==> flow/design.v <==
`timescale 1ns / 1ps
module key_debounce #(  
   parameter	DELAY_TIME = 250_000  
)(
		input wire	clk,		
		input wire  rstn,
		input wire	key_in,		
		output reg 	press_on			
);
reg		key_in_r0;		
reg		key_in_r1;		
reg 		key_in_nedge;		
reg	[$clog2(DELAY_TIME)-1:0]delay_cnt;		
reg		delay_flag;		 
always @(posedge clk or negedge rstn)
begin
    if(rstn == 1'b0) begin
        key_in_r0 <= 1'b0	;	
        key_in_r1 <= 1'b0	;	
    end
    else begin
       key_in_r0 <= key_in;
	   key_in_r1 <= key_in_r0;
    end
end
always @(posedge clk or negedge rstn)
begin
    if(rstn == 1'b0) begin
        key_in_nedge <= 1'b0;               
    end
    else begin
        key_in_nedge <= ~key_in_r0 & key_in_r1;
    end 
end
always @(posedge clk or negedge rstn)
begin
    if(rstn == 1'b0) begin
        delay_cnt  <= 'd0;	
    end
    else begin
        if((delay_flag == 1) && (delay_cnt == DELAY_TIME - 1))
				delay_cnt <= 0;
        else if ((delay_flag == 1) && (delay_cnt < DELAY_TIME - 1))
            delay_cnt <= delay_cnt + 1;
        else  
				delay_cnt <= 0;
    end
end
always @(posedge clk or negedge rstn)
begin
    if(rstn == 1'b0) begin
	 delay_flag <= 1'b0;		 
    end
    else begin
        if(key_in_nedge) begin	 
				delay_flag <= 1'b1;	 
        end
        else if (delay_cnt == DELAY_TIME - 1) begin
            delay_flag <= 1'b0;
        end
        else
            delay_flag <= delay_flag;
    end
end
always @(posedge clk or negedge rstn)
begin
    if(rstn == 1'b0) begin
        press_on <= 1'b0;
    end
    else begin
        if((delay_cnt == DELAY_TIME - 1) && (delay_flag == 1'b1)) begin		 
		    press_on <= 1'b1;
        end
        else begin
            press_on <= 1'b0;
        end
    end
end
endmodule
`timescale 1ns / 1ps
module Display(
    input	wire	clk,   
    input   wire  rstn,
    input	wire	[3:0]  sw_in,  
    input   wire  [2:0]  press_on,
    output	wire	[1:0]  reg_ab, 
    output  wire  [7:0]  led_time,
    output	wire 	[3:0]  seg_data_1, 
	 output	wire 	[3:0]  seg_data_2 
    );
localparam COUNT_1S = 12048;  
localparam Quarter_Time = 60; 	 
localparam Quarter_Time_rest = 10;	 
wire clk1h;
reg [13:0] counter ; 
reg [13:0] Qcounter ;
reg [6:0] scorer_A ; 
reg [6:0] scorer_B ; 
reg [6:0] Quarter_Time_Down ;	 
reg [2:0] Quarter_Time_rest_Down ;  
reg [4:0] AttackT_A ; 
reg [4:0] AttackT_B; 
reg [1:0] reg_ab_reg;
reg [7:0] led_time_reg ;
reg [3:0] seg_data_1_reg;
reg [3:0] seg_data_2_reg;
reg [1:0] DownCNT;	 
reg [6:0] countA_1;	 
reg [6:0] countA_2;	 
reg [6:0] countA_3;	 
reg [6:0] countB_1;	 
reg [6:0] countB_2;	 
reg [6:0] countB_3;	 
always @(posedge clk or negedge rstn)
begin
    if(rstn == 1'b0) begin	 
       led_time_reg <= 8'b0000_0000; 
       Qcounter <= 'd0; 
	    Quarter_Time_Down <= Quarter_Time;	
		 Quarter_Time_rest_Down <= Quarter_Time_rest;
	    DownCNT <= 'd0;
    end
    else begin
        if(Qcounter == COUNT_1S - 1) begin  
            Qcounter <= 'd0;
				if(Quarter_Time_Down == 0) begin        
						if(DownCNT == 2'd3) begin
						   DownCNT <= 2'd3;
							Quarter_Time_Down <=  0;
							Quarter_Time_rest_Down <= 0;
							led_time_reg <= {led_time_reg[5:0],1'b1,1'b1}; 
						end
						else begin
							if(Quarter_Time_rest_Down == 0)begin
								DownCNT <= DownCNT + 1'b1;
								Quarter_Time_Down <=  Quarter_Time;
								Quarter_Time_rest_Down <= Quarter_Time_rest;
								led_time_reg <= {led_time_reg[5:0],1'b1,1'b1}; 
							end
							else begin
								Quarter_Time_rest_Down <= Quarter_Time_rest_Down -1'b1;
							end
						end
				 end
				 else begin
					 Quarter_Time_Down <= Quarter_Time_Down - 1'b1;
				 end
        end
        else begin
           Qcounter <= Qcounter + 1; 
        end 
    end
end 
always @(posedge clk or negedge rstn)
begin
    if(rstn == 1'b0) begin
        scorer_A <= 'd0; 
        scorer_B <= 'd0; 
		  countA_1 <= 'd0;countA_2 <= 'd0;countA_3 <= 'd0;
		  countB_1 <= 'd0;countB_2 <= 'd0;countB_3 <= 'd0;
	 end
    else begin
        case(sw_in[3:1])
            3'b011:begin  
              case(press_on)  
                3'b001: begin
                    scorer_A <= scorer_A + 1;
						  countA_1 <= countA_1 + 1;
                end 
                3'b010: begin
                    scorer_A <= scorer_A + 2;
						  countA_2 <= countA_2 + 1;
                end 
                3'b100: begin
                    scorer_A <= scorer_A + 3;
						  countA_3 <= countA_3 + 1;
					 end
                default:begin
                    scorer_A <= scorer_A; 
                end
              endcase  
            end
            3'b111:begin  
               case(press_on)
                3'b001: begin
                    scorer_B <= scorer_B + 1;
						  countB_1 <= countB_1 + 1;
                end 
                3'b010: begin
                    scorer_B <= scorer_B + 2;
						  countB_2 <= countB_2 + 1;
                end 
                3'b100: begin
                    scorer_B <= scorer_B + 3;
						  countB_3 <= countB_3 + 1;
                end
                default:begin
                    scorer_B <= scorer_B; 
                end
              endcase     
            end			 
            default:begin
                scorer_A <= scorer_A; 
                scorer_B <= scorer_B; 
            end
        endcase
    end
end
always @(posedge clk or negedge rstn)
begin
    if(rstn == 1'b0) begin
        AttackT_A <= 5'd24;
        AttackT_B <= 5'd24;
        counter <=  'd0;
    end
    else begin
        case(sw_in[3:1])
		3'b000:begin    
              if(sw_in[0] == 1'b1) begin 
                    if(counter == COUNT_1S - 1) begin  
                            counter <= 'd0;
									 if(AttackT_A == 0) begin  
                                AttackT_A <= 0 ;
                            end
                            else begin
                               AttackT_A <= AttackT_A - 1'b1;
                            end
                    end
                    else begin
                       counter <= counter + 1;
                    end
             end
             else begin   
                counter <= counter;
             end   
		end
		3'b001:begin  
              if(sw_in[0] == 1'b1) begin  
                    if(counter == COUNT_1S - 1) begin  
                            counter <= 'd0;
                            if(AttackT_B == 0) begin 
                                AttackT_B <= 0 ;
                            end
                            else begin
                               AttackT_B <= AttackT_B - 1'b1;
                            end
                    end
                    else begin
                       counter <= counter + 1;
                    end
             end
             else begin   
                counter <= counter;
             end
		end
		3'b011:begin  
           counter <=  counter;
           AttackT_A <= AttackT_A;
		     AttackT_B <= AttackT_B;
		end
		3'b111:begin  
		     counter <=  counter;
           AttackT_A <= AttackT_A;
		     AttackT_B <= AttackT_B;
		end	
		default:begin
            counter <=  'd0;
            AttackT_A <= 5'd24;
		      AttackT_B <= 5'd24;
	    end
	   endcase
    end
end
always @(posedge clk or negedge rstn)
begin
    if(rstn == 1'b0) begin
		  seg_data_1_reg <= 4'd16; 
        seg_data_2_reg <= 4'd16;
		  reg_ab_reg <= 2'b11;
    end
    else begin
        case(sw_in[3:1])
		3'b000:begin    
            seg_data_2_reg <= AttackT_A%10; 
            seg_data_1_reg <= AttackT_A/10; 
			reg_ab_reg <= 2'b10;
		end
		3'b001:begin  
            seg_data_2_reg <= AttackT_B%10;
            seg_data_1_reg <= AttackT_B/10;
			reg_ab_reg <= 2'b01;
		end
		3'b011:begin  
            seg_data_2_reg <= scorer_A%10;
            seg_data_1_reg <= scorer_A/10;
			reg_ab_reg <= 2'b10;
		end
		3'b111:begin  
				seg_data_2_reg <= scorer_B%10;
				seg_data_1_reg <= scorer_B/10;
		   reg_ab_reg <= 2'b01;
		end			 
		3'b110:begin   
				if(Quarter_Time_Down == 0)begin
					seg_data_2_reg <= Quarter_Time_rest_Down%10;
					seg_data_1_reg <= Quarter_Time_rest_Down/10;end
				else begin
					seg_data_2_reg <= Quarter_Time_Down%10;
					seg_data_1_reg <= Quarter_Time_Down/10;end
		    reg_ab_reg <= 2'b00;
		end
		3'b100:begin   
            if(scorer_A > scorer_B) begin
					seg_data_2_reg <= 4'd10;   
					seg_data_1_reg <= scorer_A-scorer_B;   
					reg_ab_reg <= 2'b10;
			   end
				else if(scorer_A < scorer_B) begin
					seg_data_2_reg <= 4'd11;   
					seg_data_1_reg <= scorer_B-scorer_A;   
					reg_ab_reg <= 2'b01;
			   end 
				else begin	 
					seg_data_2_reg <= 4'd00;  
					seg_data_1_reg <= 4'd00;   
					reg_ab_reg <= 2'b00;
				end
		end
	   3'b010:begin
		case(press_on)	 
				3'b001:begin
					seg_data_2_reg <= countA_1%10;
					seg_data_1_reg <= countA_1/10;end
				3'b010:begin
					seg_data_2_reg <= countA_2%10;
					seg_data_1_reg <= countA_2/10;end
				3'b100:begin
					seg_data_2_reg <= countA_3%10;
					seg_data_1_reg <= countA_3/10;end
				endcase
		end
		3'b101:begin
				case(press_on)
				3'b001:begin
					seg_data_2_reg <= countB_1%10;
					seg_data_1_reg <= countB_1/10;end
				3'b010:begin
					seg_data_2_reg <= countB_2%10;
					seg_data_1_reg <= countB_2/10;end
				3'b100:begin
					seg_data_2_reg <= countB_3%10;
					seg_data_1_reg <= countB_3/10;end
				endcase
		end
		default:begin  
			seg_data_2_reg <= 4'd16;
			seg_data_1_reg <= 4'd16;
			reg_ab_reg <= 2'b11;
	    end
	endcase
    end
end    
assign reg_ab = reg_ab_reg;  
assign led_time = led_time_reg;
assign seg_data_1 = seg_data_1_reg;
assign seg_data_2 = seg_data_2_reg;
endmodule
`timescale 1ns / 1ps
module segment(
    input  [3:0] seg_data_1,
    input  [3:0] seg_data_2,
    output [8:0] seg_led_1,
    output [8:0] seg_led_2
);
function [8:0] seg;
    input [3:0] d;
    begin
        case (d)
            4'd0:  seg = 9'h3f;
            4'd1:  seg = 9'h06;
            4'd2:  seg = 9'h5b;
            4'd3:  seg = 9'h4f;
            4'd4:  seg = 9'h66;
            4'd5:  seg = 9'h6d;
            4'd6:  seg = 9'h7d;
            4'd7:  seg = 9'h07;
            4'd8:  seg = 9'h7f;
            4'd9:  seg = 9'h6f;
            4'd10: seg = 9'h77;  
            4'd11: seg = 9'h7c;  
            4'd12: seg = 9'h39;
            4'd13: seg = 9'h5e;
            4'd14: seg = 9'h79;
            default: seg = 9'h71;
        endcase
    end
endfunction
assign seg_led_1 = seg(seg_data_1);
assign seg_led_2 = seg(seg_data_2);
endmodule
`timescale 1ns / 1ps
module BallCompetition(
    input	wire clk,					 
    input   wire rstn,					 
    input	wire	[3:0]  sw_in,  	 
    input   wire  [2:0]  key_in,		 
    output	wire	[1:0]  reg_ab,  	 
    output  wire  [7:0]  led_time,	 
    output  [8:0]  seg_led_1,			 
	 output  [8:0]  seg_led_2			 
);
	localparam DelayTime = 250;   
   wire [2:0]	press_on;				 
	wire [3:0] seg_data_1;				 
	wire [3:0] seg_data_2;				 
    key_debounce	 
    #(.DELAY_TIME  (DelayTime))  
    key0
    (
		.clk(clk),		            
      .rstn(rstn),
      .key_in(key_in[0]),		
      .press_on(press_on[0])	       
    );
    key_debounce
    #(.DELAY_TIME  (DelayTime))  
    key1
    (
      .clk(clk),		           
      .rstn(rstn),
      .key_in(key_in[1]),		
      .press_on(press_on[1])	       
    );
    key_debounce
    #(.DELAY_TIME  (DelayTime))  
    key2
    (
      .clk(clk),		            
      .rstn(rstn),
      .key_in(key_in[2]),		
      .press_on(press_on[2])	      
    ); 
    Display u_Display(
      .clk(clk),  
      .rstn(rstn),
      .sw_in(sw_in),  
      .press_on(press_on),
      .reg_ab(reg_ab), 
      .led_time(led_time),
      .seg_data_1(seg_data_1),  
      .seg_data_2(seg_data_2)      
    );
    segment u_segment(
   .seg_data_1  (seg_data_1),	
	.seg_data_2  (seg_data_2),		
	.seg_led_1   (seg_led_1),		
	.seg_led_2	 (seg_led_2)
    );
endmodule
# [From RTL to reports: BallCompetition]
# What the tools print for BallCompetition, step after step.
# Lines are those of the file above, counted from 1.
# Operators carry their Yosys type and port widths (W data, S select, Z words).
# The mark - stands for no value.
[design] design="BallCompetition" clk_port="clk" library="sky130hd" corner="tt_025C_1v80"

# [Word level]
# Source: Yosys, flattened and elaborated, memories not mapped. Widths are those after wreduce. Registers that Yosys merges into a memory's read port (data or address) are not register bits. Print and check cells do not count. Equal cells are merged and count once.
# Memory sizes are those after Yosys's memory passes, which may raise the word count (mostly to a power of two), join words into wider ones and drop unused or constant bits.
[bits] mem_bits_ro=224 wordCells=217 inputBits=9 mem_count=2 ff_bits=163
[memory_table] memory="(name not given)" words=16 width=7 rd=1 wr=0 line=378 rtl="case (d)"
[memory_table] memory="(name not given)" words=16 width=7 rd=1 wr=0 line=378
[op_classes] cmp=5 div=24 addsub=24 reduce_logical=39 muxes=53 n_eq=24 bitwise=9
[ops] op="$div A7 B4 Y32 const B" count=9
[ops] op="$mod A7 B4 Y32 const B" count=9
[ops] op="$div A5 B4 Y32 const B" count=2
[ops] op="$mod A5 B4 Y32 const B" count=2
[ops] op="$div A3 B4 Y32 const B" count=1
[ops] op="$mod A3 B4 Y32 const B" count=1
[ops] op="$pmux W4 S8" count=2
[ops] op="$mux W8" count=8
[ops] op="$add A7 B1 Y7 const B" count=8
[ops] op="$pmux W4 S3" count=4
[ops] op="$pmux W7 S3" count=2
[ops] op="$mux W14" count=3
[ops] op="$mux W5" count=6
[ops] op="$add A14 B1 Y14 const B" count=2
[ops] op="$eq A14 B14 Y1 const B" count=2
[ops] op="$add A7 B2 Y7 const B" count=4
[ops] op="$pmux W14 S2" count=1
[ops] op="$add A8 B1 Y8 const B" count=3
[ops] op="$lt A8 B8 Y1 const B" count=3
[ops] op="$eq A8 B8 Y1 const B" count=3
[ops] op="$mux W4" count=6
[ops] op="$reduce_and A2 Y1" count=11
[ops] op="$mux W7" count=3
[ops] op="$pmux W5 S2" count=2
[ops] op="$eq A3 B3 Y1 const B" count=5
[ops] op="$reduce_and A3 Y1" count=4
[ops] op="$sub A5 B1 Y5 const B" count=2
[ops] op="$logic_not A5 Y1" count=2
# Other operator kinds: 28; their cells: 68.

# [Logic depth]
# Longest topological path by Yosys (ltp), each cell counted once; first at word level (registers and memories cut), then after technology mapping (sequential cells cut; the memories' decode and read muxes count).
[depth] depth_word=5 ABC_AREA=1 depth_mapped=48 mapped_depth_nobuf=47

# [Netlist]
# The flow's flattened synthesis, as Yosys stat reports it; memories are mapped. The netlist is that of the ABC_AREA named above (0 if unset); the other value can give another one.
[by_type] cell_type="sky130_fd_sc_hd__dfrtp_1" count=148 type_area_um2=3.7E+03
[by_type] cell_type="sky130_fd_sc_hd__nand2_1" count=362 type_area_um2=1.36E+03
[by_type] cell_type="sky130_fd_sc_hd__inv_1" count=220 type_area_um2=825.792
[by_type] cell_type="sky130_fd_sc_hd__ha_1" count=59 type_area_um2=738.208
[by_type] cell_type="sky130_fd_sc_hd__nor2_1" count=145 type_area_um2=544.272
[by_type] cell_type="sky130_fd_sc_hd__nand3_1" count=104 type_area_um2=520.499
[by_type] cell_type="sky130_fd_sc_hd__xor2_1" count=58 type_area_um2=507.987
[by_type] cell_type="sky130_fd_sc_hd__o21ai_0" count=74 type_area_um2=370.355
[by_type] cell_type="sky130_fd_sc_hd__a21oi_1" count=63 type_area_um2=315.302
[by_type] cell_type="sky130_fd_sc_hd__dfstp_2" count=11 type_area_um2=289.027
[by_type] cell_type="sky130_fd_sc_hd__nand2_2" count=32 type_area_um2=200.192
[by_type] cell_type="sky130_fd_sc_hd__nand4_1" count=24 type_area_um2=150.144
[by_type] cell_type="sky130_fd_sc_hd__nor3_1" count=30 type_area_um2=150.144
[by_type] cell_type="sky130_fd_sc_hd__nand2_4" count=13 type_area_um2=146.39
[by_type] cell_type="sky130_fd_sc_hd__xnor2_1" count=16 type_area_um2=140.134
[by_type] cell_type="sky130_fd_sc_hd__nor2_4" count=10 type_area_um2=112.608
[by_type] cell_type="sky130_fd_sc_hd__buf_4" count=12 type_area_um2=90.086
[by_type] cell_type="sky130_fd_sc_hd__a31oi_1" count=14 type_area_um2=87.584
# Other cell types: 39; their cells: 126.
[synth_totals] mapped_area_um2=11199.5 cell_count=1521 n_buf=25 ff_cells=159

# [Timing after synthesis]
# Source: OpenSTA report_checks on the synthesized netlist (no wires, ideal clock, input and output delay 20% of the period each), path of least setup slack; recovery checks are left aside. Register names are those of the netlist, which keeps one name where synthesis merged equal registers.
[synth_timing] kind="input to register" startpoint="in sw_in[2]" endpoint="reg u_Display.seg_data_2_reg[3]" path_stages=43 setup_time_ps=77 t_arrival_ps=5513 t_required_ps=9923 delay_ps=3590 slack_ps=4409 tclk_ps=10000 path_buffers=1 in_delay_ps=2000 period_less_setup_slack_ps=5591
# "delay_ps" = arrival - input delay + setup time.
# "path_stages": output pins that drive a net of the path, with the launching flip-flop's if there is one; two outputs of one cell count as two.
# "period_less_setup_slack_ps" = period - worst setup slack (recovery checks aside). The figure is calculated, with input and output delays left at 20% of the set period.
# At most two assigning lines are given for a register; there are more.
[synth_between] path_cell_list="sky130_fd_sc_hd__inv_1 sky130_fd_sc_hd__nand2_2 sky130_fd_sc_hd__nor2_1 sky130_fd_sc_hd__buf_4 sky130_fd_sc_hd__nor2_1 sky130_fd_sc_hd__nand2_1 sky130_fd_sc_hd__nand2_1 sky130_fd_sc_hd__nand2_1 sky130_fd_sc_hd__nand2_1 sky130_fd_sc_hd__nand2_1 sky130_fd_sc_hd__nand2_1 sky130_fd_sc_hd__nand2_1 sky130_fd_sc_hd__nand2_1 sky130_fd_sc_hd__nand2_1 sky130_fd_sc_hd__nand2_1 sky130_fd_sc_hd__nand2_1 sky130_fd_sc_hd__nand2_1 sky130_fd_sc_hd__nand2_1 (+7 left out) sky130_fd_sc_hd__nand3_1 sky130_fd_sc_hd__nand2_1 sky130_fd_sc_hd__inv_1 sky130_fd_sc_hd__ha_1 sky130_fd_sc_hd__nand4_1 sky130_fd_sc_hd__nand3b_1 sky130_fd_sc_hd__nand2_4 sky130_fd_sc_hd__nand2_2 sky130_fd_sc_hd__nand2_2 sky130_fd_sc_hd__inv_1 sky130_fd_sc_hd__ha_1 sky130_fd_sc_hd__o211ai_1 sky130_fd_sc_hd__nand2_1 sky130_fd_sc_hd__inv_1 sky130_fd_sc_hd__nand2_1 sky130_fd_sc_hd__nand2_1 sky130_fd_sc_hd__nand2_1 sky130_fd_sc_hd__a21oi_1" cone_cells=13 classes_between="eq/ne (9); mux (1); reduce/logical (3)"
[synth_lines] element="start, declared" line=405 rtl="input wire [3:0] sw_in,"
[synth_lines] element="end, assigned" line=284 rtl="seg_data_2_reg <= AttackT_A%10;"
[synth_lines] element="end, assigned" line=289 rtl="seg_data_2_reg <= AttackT_B%10;"
[synth_lines] element="end, declared" line=106 rtl="reg [3:0] seg_data_2_reg;"
# No chain of elaborated cells between the ends is given.

# [Worst path after layout]
# From the final timing report of stored run 1: the path of least setup slack in the routed layout; clock arrival at registers is part of the times.
# The path's times are printed in steps of 10 ps; the period is the one set.
[layout_timing] kind="input to register" startpoint="in sw_in[1]" endpoint="reg u_Display.seg_data_2_reg[3]" setup_time_ps=70 path_buffers=2 path_stages=38 tclk_ps=13100 t_arrival_ps=8300 slack_ps=5180 t_required_ps=13470 in_delay_ps=2620
# At most two assigning lines are given for a register; there are more.
[layout_between] path_cell_list="sky130_fd_sc_hd__clkdlybuf4s50_1 sky130_fd_sc_hd__inv_2 sky130_fd_sc_hd__nand2_1 sky130_fd_sc_hd__nor2_2 sky130_fd_sc_hd__nand2_2 sky130_fd_sc_hd__buf_2 sky130_fd_sc_hd__nand2_1 sky130_fd_sc_hd__o21ai_0 sky130_fd_sc_hd__o21ai_0 sky130_fd_sc_hd__nand2_1 sky130_fd_sc_hd__nand3_1 sky130_fd_sc_hd__o211ai_1 sky130_fd_sc_hd__nand3_1 sky130_fd_sc_hd__nand3_1 sky130_fd_sc_hd__nand3_1 sky130_fd_sc_hd__nand3_1 sky130_fd_sc_hd__nand2_1 sky130_fd_sc_hd__nand3_1 (+2 left out) sky130_fd_sc_hd__nand2_1 sky130_fd_sc_hd__nand2_1 sky130_fd_sc_hd__inv_1 sky130_fd_sc_hd__ha_1 sky130_fd_sc_hd__nand4_1 sky130_fd_sc_hd__nand3b_1 sky130_fd_sc_hd__nand2_4 sky130_fd_sc_hd__nand2_2 sky130_fd_sc_hd__nand2_2 sky130_fd_sc_hd__inv_1 sky130_fd_sc_hd__ha_1 sky130_fd_sc_hd__o211ai_1 sky130_fd_sc_hd__nand2_1 sky130_fd_sc_hd__inv_1 sky130_fd_sc_hd__nand2_1 sky130_fd_sc_hd__nand2_1 sky130_fd_sc_hd__nand2_1 sky130_fd_sc_hd__a21oi_1" cone_cells=13 classes_between="eq/ne (9); mux (1); reduce/logical (3)"
[layout_lines] element="start, declared" line=405 rtl="input wire [3:0] sw_in,"
[layout_lines] element="end, assigned" line=284 rtl="seg_data_2_reg <= AttackT_A%10;"
[layout_lines] element="end, assigned" line=289 rtl="seg_data_2_reg <= AttackT_B%10;"
[layout_lines] element="end, declared" line=106 rtl="reg [3:0] seg_data_2_reg;"
# No chain of elaborated cells between the ends is given.

Lab notebook: BallCompetition

Record of 2 stored runs of the RTL-to-layout flow on BallCompetition, platform sky130hd. The runs are unordered. Constraints: input delay and output delay 20% of the set period each, output load 0.01 pF.
"worstPathTime_ps" is the time allowed to the run's worst setup path (the clock period less input and output delay, where it has them) less its slack. Clock arrival times count: a late capture clock shortens it, a late launch clock lengthens it.
"power_w" rests on the timing tool's default activity at the inputs, not on a simulated workload.
"worstPathTime_ps" is given in steps of 10 ps.

[flow] stored run 1: files
==> flow/run.sh <==
#!/bin/bash
# the make line also repeats the synthesis and layout settings of config.mk as NAME=value (left out here)
make -C /OpenROAD-flow-scripts/flow DESIGN_CONFIG=/design/flow/config.mk WORK_HOME=/design/flow/orfs CLKGATE_MAP_FILE= finish
==> flow/config.mk <==
export PLATFORM = sky130hd
export DESIGN_NAME = BallCompetition
export DESIGN_NICKNAME = BallCompetition
export VERILOG_FILES = /design/flow/design.v
export SDC_FILE = /design/flow/constraint.sdc
export NUM_CORES = 4
export LEC_CHECK = 0
export ABC_AREA = 1
export CAP_MARGIN = 20
export CELL_PAD_IN_SITES_DETAIL_PLACEMENT = 2
export CELL_PAD_IN_SITES_GLOBAL_PLACEMENT = 1
export CORE_ASPECT_RATIO = 1.46
export CORE_MARGIN = 3
export CORE_UTILIZATION = 28
export CTS_CLUSTER_DIAMETER = 86
export CTS_CLUSTER_SIZE = 16
export GPL_TIMING_DRIVEN = 0
export MAX_ROUTING_LAYER = met5
export MIN_ROUTING_LAYER = met2
export PLACE_DENSITY_LB_ADDON = 0.01
export SETUP_SLACK_MARGIN = 0.34
export SLEW_MARGIN = 30
export TNS_END_PERCENT = 30
==> flow/constraint.sdc <==
create_clock -name core_clock -period 13.1 [get_ports {clk}]
set_input_delay 2.6200 -clock core_clock [delete_from_list [all_inputs] [get_ports {clk}]]
set_output_delay 2.6200 -clock core_clock [all_outputs]
set_load 0.01 [all_outputs]

[flow] stored run 1: metrics
[metrics] post_synth_area_um2 = 11199.5
[metrics] die_area_um2 = 42476.5
[metrics] layout_stdcell_area_um2 = 12831.1
[metrics] finalUtil_pct = 32.8
[metrics] worstSetupSlack_ps = 5175
[metrics] final_setup_tns_ps = 0
[metrics] final_hold_ws_ps = 378
[metrics] power_w = 0.001622
[metrics] worstPathTime_ps = 5300
[metrics] worst_setup_path_type = input to register

[flow] stored run 2: files
==> flow/run.sh <==
#!/bin/bash
# the make line also repeats the synthesis and layout settings of config.mk as NAME=value (left out here)
make -C /OpenROAD-flow-scripts/flow DESIGN_CONFIG=/design/flow/config.mk WORK_HOME=/design/flow/orfs CLKGATE_MAP_FILE= finish
==> flow/config.mk <==
export PLATFORM = sky130hd
export DESIGN_NAME = BallCompetition
export DESIGN_NICKNAME = BallCompetition
export VERILOG_FILES = /design/flow/design.v
export SDC_FILE = /design/flow/constraint.sdc
export NUM_CORES = 4
export LEC_CHECK = 0
export ABC_AREA = 0
export CAP_MARGIN = 20
export CELL_PAD_IN_SITES_DETAIL_PLACEMENT = 2
export CORE_ASPECT_RATIO = 0.95
export CORE_MARGIN = 2
export CORE_UTILIZATION = 72
export CTS_CLUSTER_DIAMETER = 363
export CTS_CLUSTER_SIZE = 60
export GPL_ROUTABILITY_DRIVEN = 1
export SETUP_SLACK_MARGIN = 2.26
export SLEW_MARGIN = 20
==> flow/constraint.sdc <==
create_clock -name core_clock -period 9.88 [get_ports {clk}]
set_input_delay 1.9760 -clock core_clock [delete_from_list [all_inputs] [get_ports {clk}]]
set_output_delay 1.9760 -clock core_clock [all_outputs]
set_load 0.01 [all_outputs]

[flow] stored run 2: did not finish, placement stopped with DPL-0033
